==> flow/design.v <==
`timescale 1ns / 1ps
module debounce_one_shot(
    input CLK,
    input EN,
    input RST,
    input BTN,
    output logic DB_BTN
    );
    localparam logic [7:0] c_LOW_GOING_HIGH_CLOCKS = 8'h19;  
    localparam logic [7:0] c_HIGH_GOING_LOW_CLOCKS = 8'h33;  
    localparam logic [7:0] c_ONE_SHOT_CLOCKS       = 8'h01;  
    typedef enum { ST_init, ST_BTN_low, ST_BTN_low_to_high, ST_BTN_high, ST_BTN_high_to_low, ST_one_shot} STATES;
    STATES NS, PS;
    logic [7:0] s_db_count;
    logic s_count_rst, s_count_inc;
    always_ff @(posedge CLK) begin
        if (RST == 1'b1)
            s_db_count <= 8'h00;
        else if (EN == 1'b1) begin
            if (s_count_rst == 1'b1)
                s_db_count <= 8'h00;
            else if (s_count_inc == 1'b1)
                s_db_count <= s_db_count + 1;
        end
    end
    always_ff @(posedge CLK) begin
       if (RST == 1'b1)
           PS <= ST_init;
       else if (EN == 1'b1)
           PS <= NS; 
    end
    always_comb begin
        NS = ST_init;
        DB_BTN = 1'b0;
        s_count_rst = 1'b0;
        s_count_inc = 1'b0;
        case (PS)
            ST_init: begin           
                NS = ST_BTN_low;
                DB_BTN = 1'b0;
                s_count_rst = 1'b1;
            end
            ST_BTN_low: begin    
                if (BTN == 1'b1) begin        
                    NS = ST_BTN_low_to_high;  
                    s_count_inc = 1'b1;        
                end
                else begin
                    NS = ST_BTN_low;         
                    s_count_rst = 1'b1;
                end
            end
            ST_BTN_low_to_high: begin    
                if (BTN == 1'b1) begin   
                    if (s_db_count == c_LOW_GOING_HIGH_CLOCKS) begin 
                        NS = ST_BTN_high;
                        s_count_rst = 1'b1;
                    end
                    else begin           
                        NS = ST_BTN_low_to_high;
                        s_count_inc = 1'b1;
                    end
                end
                else begin               
                    NS = ST_BTN_low;
                    s_count_rst = 1'b1;
                end
            end
            ST_BTN_high: begin           
                if (BTN == 1'b1) begin 
                    NS = ST_BTN_high;
                    s_count_rst = 1'b1;
                end
                else begin               
                    NS = ST_BTN_high_to_low;
                    s_count_inc = 1'b1;
                end
            end
            ST_BTN_high_to_low: begin
                if (BTN == 1'b0) begin   
                    if (s_db_count == c_HIGH_GOING_LOW_CLOCKS) begin 
                        NS = ST_one_shot;
                        s_count_rst = 1'b1;
                    end
                    else begin           
                        NS = ST_BTN_high_to_low;
                        s_count_inc = 1'b1;
                    end
                end
                else begin               
                    NS = ST_BTN_high;
                    s_count_rst = 1'b1;
                end 
            end
            ST_one_shot: begin   
                if (s_db_count == c_ONE_SHOT_CLOCKS) begin  
                    NS = ST_init;
                    s_count_rst = 1'b1;
                    DB_BTN = 1'b0;
                end
                else begin               
                    NS = ST_one_shot;
                    s_count_inc = 1'b1;
                    DB_BTN = 1'b1;
                end
            end
            default: begin               
                NS = ST_init;
                s_count_rst = 1'b1;
                s_count_inc = 1'b0;
                DB_BTN = 1'b0;
            end
        endcase
    end
endmodule
`timescale 1ns / 1ps
module position_mover(   
    input RBTN,  
    input LBTN,  
    input clock,
    input en,
    input reset,
    input rst,
    output [2:0] columnPosition
    );
    logic [2:0] position;
    always_ff @(posedge clock) begin
        if (reset)
            position <= 3'b011;
        else if (!en)
            position <= position;
        else if (rst)
            position <= 3'b011;
        else begin
            if(RBTN && !LBTN && position < 6)        
                position <= position + 1;
            else if (LBTN && !RBTN && position > 0)  
                position <= position - 1;
        end
    end   
    assign columnPosition = position;  
endmodule
`timescale 1ns / 1ps
module game_state(
    input clock,
    input en,                                
    input reset,                             
    input rst,                               
    input select,                            
    input [2:0] columnPosition,
    output logic [7:0][7:0] green_grid,        
    output logic [7:0][7:0] blue_grid        
    );
    reg turn;     
    always_ff @ (posedge clock) begin 
        if (reset)
            turn <= 0;
        else if (!en)
            turn <= turn;
        else if (rst)                                 
            turn <= 0;
        else begin
            if (select)                          
                turn <= ~turn;
        end
    end
    reg [7:0] topRow;
    always_comb begin
        case (columnPosition)
            3'b000: topRow = 8'b01111111;                
            3'b001: topRow = 8'b10111111;                
            3'b010: topRow = 8'b11011111;
            3'b011: topRow = 8'b11101111;
            3'b100: topRow = 8'b11110111;
            3'b101: topRow = 8'b11111011;
            3'b110: topRow = 8'b11111101;
            default: topRow = 8'b11111111;
        endcase;
    end
    reg [6:0][2:0] columnCount;                  
    always_ff @ (posedge clock) begin
        if (reset) begin
            for(int i = 0; i < 7; i ++) begin 
                columnCount[i] <= 3'b000; 
            end
        end
        else if (!en) begin
        end
        else if (rst) begin                                 
            for(int i = 0; i < 7; i ++) begin 
                columnCount[i] <= 3'b000; 
            end
        end    
        else begin
            if(select && columnCount[columnPosition] < 5)   
                columnCount[columnPosition] <= columnCount[columnPosition] + 1;
        end
    end
    always_ff @ (posedge clock) begin
      if (reset) begin
        for(int i = 0; i < 8; i++) begin
            green_grid[i] <= 8'b11111111;
            blue_grid[i] <= 8'b11111111;
        end
      end
      else if (en) begin
        case (turn)
            (1'b0): begin 
                    green_grid[0] <= topRow;
                    blue_grid[0] <= 8'b11111111;
             end
            (1'b1): begin
                blue_grid[0] <= topRow;
                green_grid[0] <= 8'b11111111;
             end
        endcase
        if (rst) begin                           
            for(int i = 1; i < 8; i++) begin
                green_grid[i] <= 8'b11111111;
                blue_grid[i] <= 8'b11111111;
            end
        end 
        else begin
            if (select) begin                    
                case (turn)
                    (1'b0):  green_grid[7 - columnCount[columnPosition]][7 - columnPosition] <= 1'b0; 
                    (1'b1): blue_grid[7 - columnCount[columnPosition]][7 - columnPosition] <= 1'b0;
                endcase
            end
        end
      end
    end
endmodule
`timescale 1ns / 1ps
module matrix_driver(
    input clock,  
    input en,
    input reset,
    input [7:0][7:0] green_grid, blue_grid,        
    output logic [7:0] green_driver, blue_driver, row_driver    
    );
    logic [2:0] count;                           
    always_ff @ (posedge clock) begin
        if (reset)
            count <= 3'b000;
        else if (en)
            count <= count + 3'b001;
    end
    always @ (*)  begin                           
        case (count)                             
            3'b000: row_driver = 8'b00000001;        
            3'b001: row_driver = 8'b00000010;       
            3'b010: row_driver = 8'b00000100;
            3'b011: row_driver = 8'b00001000;
            3'b100: row_driver = 8'b00010000;
            3'b101: row_driver = 8'b00100000;
            3'b110: row_driver = 8'b01000000;
            3'b111: row_driver = 8'b10000000;
            default: row_driver = 8'b00000000;
        endcase
    end
    assign green_driver = green_grid[count];         
    assign blue_driver = blue_grid[count];
endmodule
`timescale 1ns / 1ps
module connect_four(
    input clock,
    input reset,                        
    input rbtn, lbtn, mbtn, bbtn,
    output logic [7:0] row, greenColumn, blueColumn  
    );
    logic inter_clock, db_mbtn, db_bbtn, db_lbtn, db_rbtn;
    logic [7:0][7:0] blue_gridTest, green_gridTest;
    logic [2:0] position;
    logic [7:0] topRow;
    clk_div MYCLOCK (
        .clk(clock),
        .reset(reset),
        .sclk(inter_clock)
    );   
    debounce_one_shot debouncer1 (
        .CLK(clock),
        .EN(inter_clock),
        .RST(reset),
        .BTN(mbtn),
        .DB_BTN(db_mbtn)
    );
    debounce_one_shot debouncer2 (
        .CLK(clock),
        .EN(inter_clock),
        .RST(reset),
        .BTN(bbtn),
        .DB_BTN(db_bbtn)
    );
    debounce_one_shot debouncer3 (   
        .CLK(clock),
        .EN(inter_clock),
        .RST(reset),
        .BTN(rbtn),
        .DB_BTN(db_rbtn)
    );
    debounce_one_shot debouncer4 (   
        .CLK(clock),
        .EN(inter_clock),
        .RST(reset),
        .BTN(lbtn),
        .DB_BTN(db_lbtn)
    );
    position_mover mover(
        .RBTN(db_rbtn),
        .LBTN(db_lbtn),
        .rst(db_bbtn),
        .clock(clock),
        .en(inter_clock),
        .reset(reset),
        .columnPosition(position)
    );
    game_state game(
        .clock(clock),
        .en(inter_clock),
        .reset(reset),
        .rst(db_bbtn),
        .select(db_mbtn),
        .columnPosition(position),
        .green_grid(green_gridTest),
        .blue_grid(blue_gridTest)
    );
    matrix_driver driver (
        .clock(clock),
        .en(inter_clock),
        .reset(reset),
        .blue_grid(blue_gridTest),
        .green_grid(green_gridTest),
        .green_driver(greenColumn),
        .blue_driver(blueColumn),
        .row_driver(row)
    );
endmodule
module clk_div (
    input clk,
    input reset,
    output sclk
    );
  localparam integer MAX_COUNT = 60; 
  integer div_cnt;
  reg tmp_clk; 
   always @ (posedge clk)              
   begin
         if (reset)
         begin
            tmp_clk <= 0;
            div_cnt <= 0;
         end else if (div_cnt == MAX_COUNT) 
         begin
            tmp_clk <= ~tmp_clk; 
            div_cnt <= 0;
         end else
            div_cnt <= div_cnt + 1;  
   end 
   assign sclk = (div_cnt == MAX_COUNT) && !tmp_clk; 
endmodule
# --- Step by step through the tools: connect_four ---
# Tool output for the design above, in the order of the flow.
# Line numbers count from 1 in the design file above.
# Cell names lack the library's common part.
design:
  top: "connect_four"
  clock_port: "clock"
  cell_library: "sky130hd"
  pvt_corner: "tt_025C_1v80"

# --- Word-level counts ---
# Counts by Yosys on the flattened word-level netlist (proc, flatten, opt, wreduce; memories kept). Print and check cells are left out.
# Yosys's memory passes give these memory sizes; they may raise the number of words (mostly to a power of two), join words into wider ones and drop unused or constant bits.
word_totals:
  clocked_rd_ports_x_width: 8
  out_inout_bits: 24
  mem_bits_ro: 64
  mem_count: 1
  input_bits: 6
  ff_bits: 349
  elab_cells: 286
op_classes:
  multipliers: 1
  n_shift: 7
  equal: 41
  n_cmp: 3
  n_mux: 142
  bitwise: 10
  reduce_logical: 31
  add_sub_neg: 14
mem_list:
  columns: ["memory", "size", "word_bits", "rd", "wr", "line", "text"]
  rows:
  - ["(name not given)", 8, 8, 1, 0, 250, "case (count)"]
ops:
  columns: ["op", "n"]
  rows:
  - ["parallel mux 32 bit (select 6 bit)", 4]
  - ["== test 32 x 2 -> 1 bit with constant B", 8]
  - ["== test 32 x 3 -> 1 bit with constant B", 8]
  - ["parallel mux 64 bit (select 2 bit)", 2]
  - ["2-to-1 mux 32 bit", 8]
  - ["2-to-1 mux 8 bit", 28]
  - ["variable shift 1 x 33 -> 64 bit with constant A", 2]
  - ["== test 32 x 1 -> 1 bit with constant B", 4]
  - ["logical NOT 32 bit", 4]
  - ["bitwise AND 64 bit", 2]
  - ["bitwise OR 64 bit", 2]
  - ["indexed select 64 x 7 -> 8 bit", 2]
  - ["2-to-1 mux 64 bit", 2]
  - ["negation 32 -> 33 bit", 2]
  - ["inverter 64 bit", 1]
  - ["2-to-1 mux 1 bit", 62]
  - ["2-to-1 mux 3 bit", 20]
  - ["parallel mux 8 bit (select 7 bit)", 1]
  - ["parallel mux 1 bit (select 5 bit)", 8]
  - ["variable shift 3 x 33 -> 21 bit", 1]
  - ["variable shift 3 x 33 -> 21 bit with constant A", 1]
  - ["indexed select 21 x 32 -> 3 bit", 1]
  - ["adder 32 x 2 -> 32 bit with constant B", 1]
  - ["adder 32 bit", 1]
  - ["== test 32 x 7 -> 1 bit with constant B", 1]
  - ["adder 8 x 1 -> 8 bit with constant B", 4]
  - ["== test 8 x 1 -> 1 bit with constant B", 4]
  - ["== test 8 x 5 -> 1 bit with constant B", 4]
# Not listed: further kinds 26, cells in them 61.

# --- Longest topological paths ---
# Yosys ltp: most cells in a row. Word level: on the elaborated netlist, between registers, memories and ports. Mapped: between sequential cells and ports; inverters and the memories' decode and read muxes count.
depth:
  word_depth: 12
  ABC_AREA: 0
  ltp_mapped: 18
  depth_no_buf: 14

# --- After synthesis ---
# Source: synth_stat.txt of the flow (Yosys; design flattened, memories mapped). It holds for the ABC_AREA given above (unset counts as 0); a run with the other value may have another netlist.
# Totals and module areas in this step are rounded.
mapped:
  sequential_area_mm2: 0.005065
  buffers: 87
  stdcells: 1372
  mapped_area_mm2: 0.01224
  ff_cells: 253
types:
  columns: ["type", "n", "area_total_um2"]
  rows:
  - ["dfxtp_1", 253, 5.06E+03]
  - ["mux4_2", 34, 765.734]
  - ["a21oi_1", 144, 720.691]
  - ["nor2_1", 182, 683.155]
  - ["nand2_1", 106, 397.882]
  - ["nand3_1", 54, 270.259]
  - ["ha_1", 21, 262.752]
  - ["xor2_1", 28, 245.235]
  - ["mux2_2", 17, 191.434]
  - ["mux2i_1", 19, 190.182]
  - ["clkbuf_1", 47, 176.419]
  - ["o21ai_0", 35, 175.168]
  - ["nor3_1", 33, 165.158]
  - ["and3_1", 24, 150.144]
  - ["or3_1", 24, 150.144]
  - ["o22a_1", 17, 148.893]
  - ["buf_2", 29, 145.139]
  - ["a31o_2", 14, 122.618]
# Not listed: further types 62, cells in them 291.
# By module: a second synthesis without flattening, with its own total; a netlist apart from the flattened one above.
unflattened:
  cells_unflattened: 1491
  hier_area_mm2: 0.01321
# Each row is one instance without its submodules.
modules:
  columns: ["module", "instances", "area_mm2", "mod_seq_area_mm2", "n_cells"]
  rows:
  - ["game_state", 1, 0.006312, 0.003003, 747]
  - ["debounce_one_shot", 4, 0.0008959, 0.0002803, 110]
  - ["clk_div", 1, 0.001699, 0.0006606, 195]
  - ["matrix_driver", 1, 0.001405, 0.0002202, 86]
  - ["position_mover", 1, 0.0002115, 0.0000601, 23]
  - ["connect_four", 1, 0, 0, 0]

# --- Path before layout ---
# Path of least setup slack by OpenSTA after synthesis, without wires, with an ideal clock, recovery checks aside; 20% of the period is set as input and as output delay. Where synthesis merged equal registers, the netlist keeps one of their names.
synth_timing:
  path_kind: "reg-to-output"
  startpoint: "register driver.count[1]"
  endpoint: "output blueColumn[0]"
  delay_ns: 2.251
  setup_slack_ns: 5.749
  arrival_ns: 2.251
  tclk_ns: 10.0
  stages: 6
  required_time_ns: 8.000
  n_path_buf: 3
  launch_ns: 0.000
  out_delay_ns: 2.000
  period_less_setup_slack_ns: 4.251
# "delay_ns" = arrival - input delay + setup time.
# At an output port there is no setup time.
# "stages" counts driving pins, that of a launching flip-flop among them; a cell with two outputs on the path counts twice.
# "period_less_setup_slack_ns" = period - worst setup slack (recovery checks aside). The figure is calculated, with input and output delays left at 20% of the set period.
# The rows between start and end are the longest chain of elaborated cells between them; the timing report does not say that the signal goes this way. Where chains are equally long, one stands for them.
# A line is the first line of the expression or statement that the cell stems from. Yosys adds cells for indexed reads and writes and turns some case tables into memories.
synth_between:
  path_cell_list: "dfxtp_1 -> clkbuf_1 -> clkbuf_1 -> clkbuf_1 -> mux4_2 -> mux2_2"
  elab_chain_len: 1
  cone_cells: 1
  cone_lines: 1
  cone_classes: "1 x shift"
synth_lines:
  columns: ["element", "line", "text"]
  rows:
  - ["start: declaration", 242, "logic [2:0] count;"]
  - ["start: assignment", 245, "count <= 3'b000;"]
  - ["start: assignment", 247, "count <= count + 3'b001;"]
  - ["indexed select 64 x 7 -> 8 bit", 263, "assign blue_driver = blue_grid[count];"]
  - ["end: declaration", 270, "output logic [7:0] row, greenColumn, blueColumn"]

# --- Timing after layout ---
# From the final timing report of run 1: the path of least setup slack in the routed layout; clock arrival at registers is part of the times.
layout_timing:
  path_kind: "reg-to-reg"
  startpoint: "register mover.position[0]"
  endpoint: "register game.green_grid"
  arrival_ns: 5.23
  setup_slack_ns: 3.02
  stages: 15
  tclk_ns: 7.81
  n_path_buf: 1
  required_time_ns: 8.24
  launch_ns: 0.58
  setup_ns: 0.14
# Where an end lacks its bit number, it is one bit of the signal, or one of the new flip-flops if synthesis recoded a state register.
# At most two assigning lines are given for a register; there are more.
layout_between:
  path_cell_list: "dfxtp_1 -> buf_4 -> mux2_2 -> a21oi_2 -> and2_1 -> inv_1 -> ha_1 -> nand2_1 -> nor3_1 -> ha_1 -> inv_1 -> nor3_1 -> a32o_1 -> nor4b_4 -> a21oi_1"
layout_lines:
  columns: ["element", "line", "text"]
  rows:
  - ["start: declaration", 126, "logic [2:0] position;"]
  - ["start: assignment", 131, "position <= position;"]
  - ["start: assignment", 136, "position <= position + 1;"]
  - ["end: assignment", 226, "(1'b0):  green_grid[7 - columnCount[columnPosition]][7 - columnPosition] <= 1'b0;"]
  - ["end: declaration", 151, "output logic [7:0][7:0] green_grid,"]
# No chain of elaborated cells between the ends is given.

# Settings and measured results of 3 stored flow runs for module connect_four (sky130hd), not sorted in any way. The constraints put input and output delay at 20% of the set period each and load the outputs with 0.01 pF.
# "period_reached_ns": clock period set for the run, less the worst setup slack. It is reckoned from that one timing run; input and output delays stay at 20% of the period that was set.
# "critical_path_time_ns" means the part of the period allowed to the worst setup path (the constraints hold back 20% at inputs and 20% at outputs) less its slack; where the path has registers, the arrival times of their clocks count too.
# "totalPower_mw": no workload was simulated; the value follows from the tool's default switching activity.
# The results are shown rounded.
runs:
  - name: "run 1"
    settings:
      ABC_AREA: 0
      CAP_MARGIN: 25
      CELL_PAD_IN_SITES_DETAIL_PLACEMENT: 0
      CELL_PAD_IN_SITES_GLOBAL_PLACEMENT: 2
      CORE_ASPECT_RATIO: 0.55
      CORE_MARGIN: 6
      CORE_UTILIZATION: 44
      CTS_CLUSTER_DIAMETER: 219
      GPL_TIMING_DRIVEN: 1
      MAX_ROUTING_LAYER: "met4"
      MIN_ROUTING_LAYER: "met2"
      PLACE_DENSITY_LB_ADDON: 0.3
      SETUP_SLACK_MARGIN: -0.5
      TNS_END_PERCENT: 55
      period_ns: 7.81
      SLEW_MARGIN: 20
    results:
      yosys.chip_area_mm2: 0.01224
      design.die.area_mm2: 0.03215
      finalCellArea_mm2: 0.01368
      finalUtil_pct: 51.0
      worstSetupSlack_ns: 3.019
      final_setup_tns_ns: 0.000
      holdWs_ns: 0.452
      totalPower_mw: 2.732
      period_reached_ns: 4.791
      critical_path_time_ns: 4.79
      critical_path_type: "reg-to-reg"
  - name: "run 2"
    settings:
      ABC_AREA: 1
      CAP_MARGIN: 10
      CORE_UTILIZATION: 30
      CTS_CLUSTER_DIAMETER: 33
      GPL_ROUTABILITY_DRIVEN: 0
      MAX_ROUTING_LAYER: "met5"
      PLACE_DENSITY: 0.49
      SETUP_SLACK_MARGIN: -0.23
      SLEW_MARGIN: 15
      TNS_END_PERCENT: 5
      period_ns: 3.43
      CORE_MARGIN: 2
    results:
      yosys.chip_area_mm2: 0.01341
      design.die.area_mm2: 0.04641
      finalCellArea_mm2: 0.01698
      finalUtil_pct: 38.5
      worstSetupSlack_ns: -0.095
      final_setup_tns_ns: -0.120
      holdWs_ns: 0.436
      totalPower_mw: 10.31
      period_reached_ns: 3.525
      critical_path_time_ns: 2.84
      critical_path_type: "reg-to-output"
  - name: "run 3"
    settings:
      ABC_AREA: 1
      CAP_MARGIN: 35
      CELL_PAD_IN_SITES_GLOBAL_PLACEMENT: 1
      CORE_MARGIN: 6
      CORE_UTILIZATION: 33
      CTS_CLUSTER_DIAMETER: 65
      CTS_CLUSTER_SIZE: 29
      GPL_TIMING_DRIVEN: 1
      PLACE_DENSITY_LB_ADDON: 0.02
      period_ns: 3.85
      SLEW_MARGIN: 20
    results:
      yosys.chip_area_mm2: 0.01341
      design.die.area_mm2: 0.04562
      finalCellArea_mm2: 0.01526
      finalUtil_pct: 38.2
      worstSetupSlack_ns: 0.169
      final_setup_tns_ns: 0.000
      holdWs_ns: 0.444
      totalPower_mw: 5.733
      period_reached_ns: 3.681
      critical_path_time_ns: 2.91
      critical_path_type: "reg-to-output"
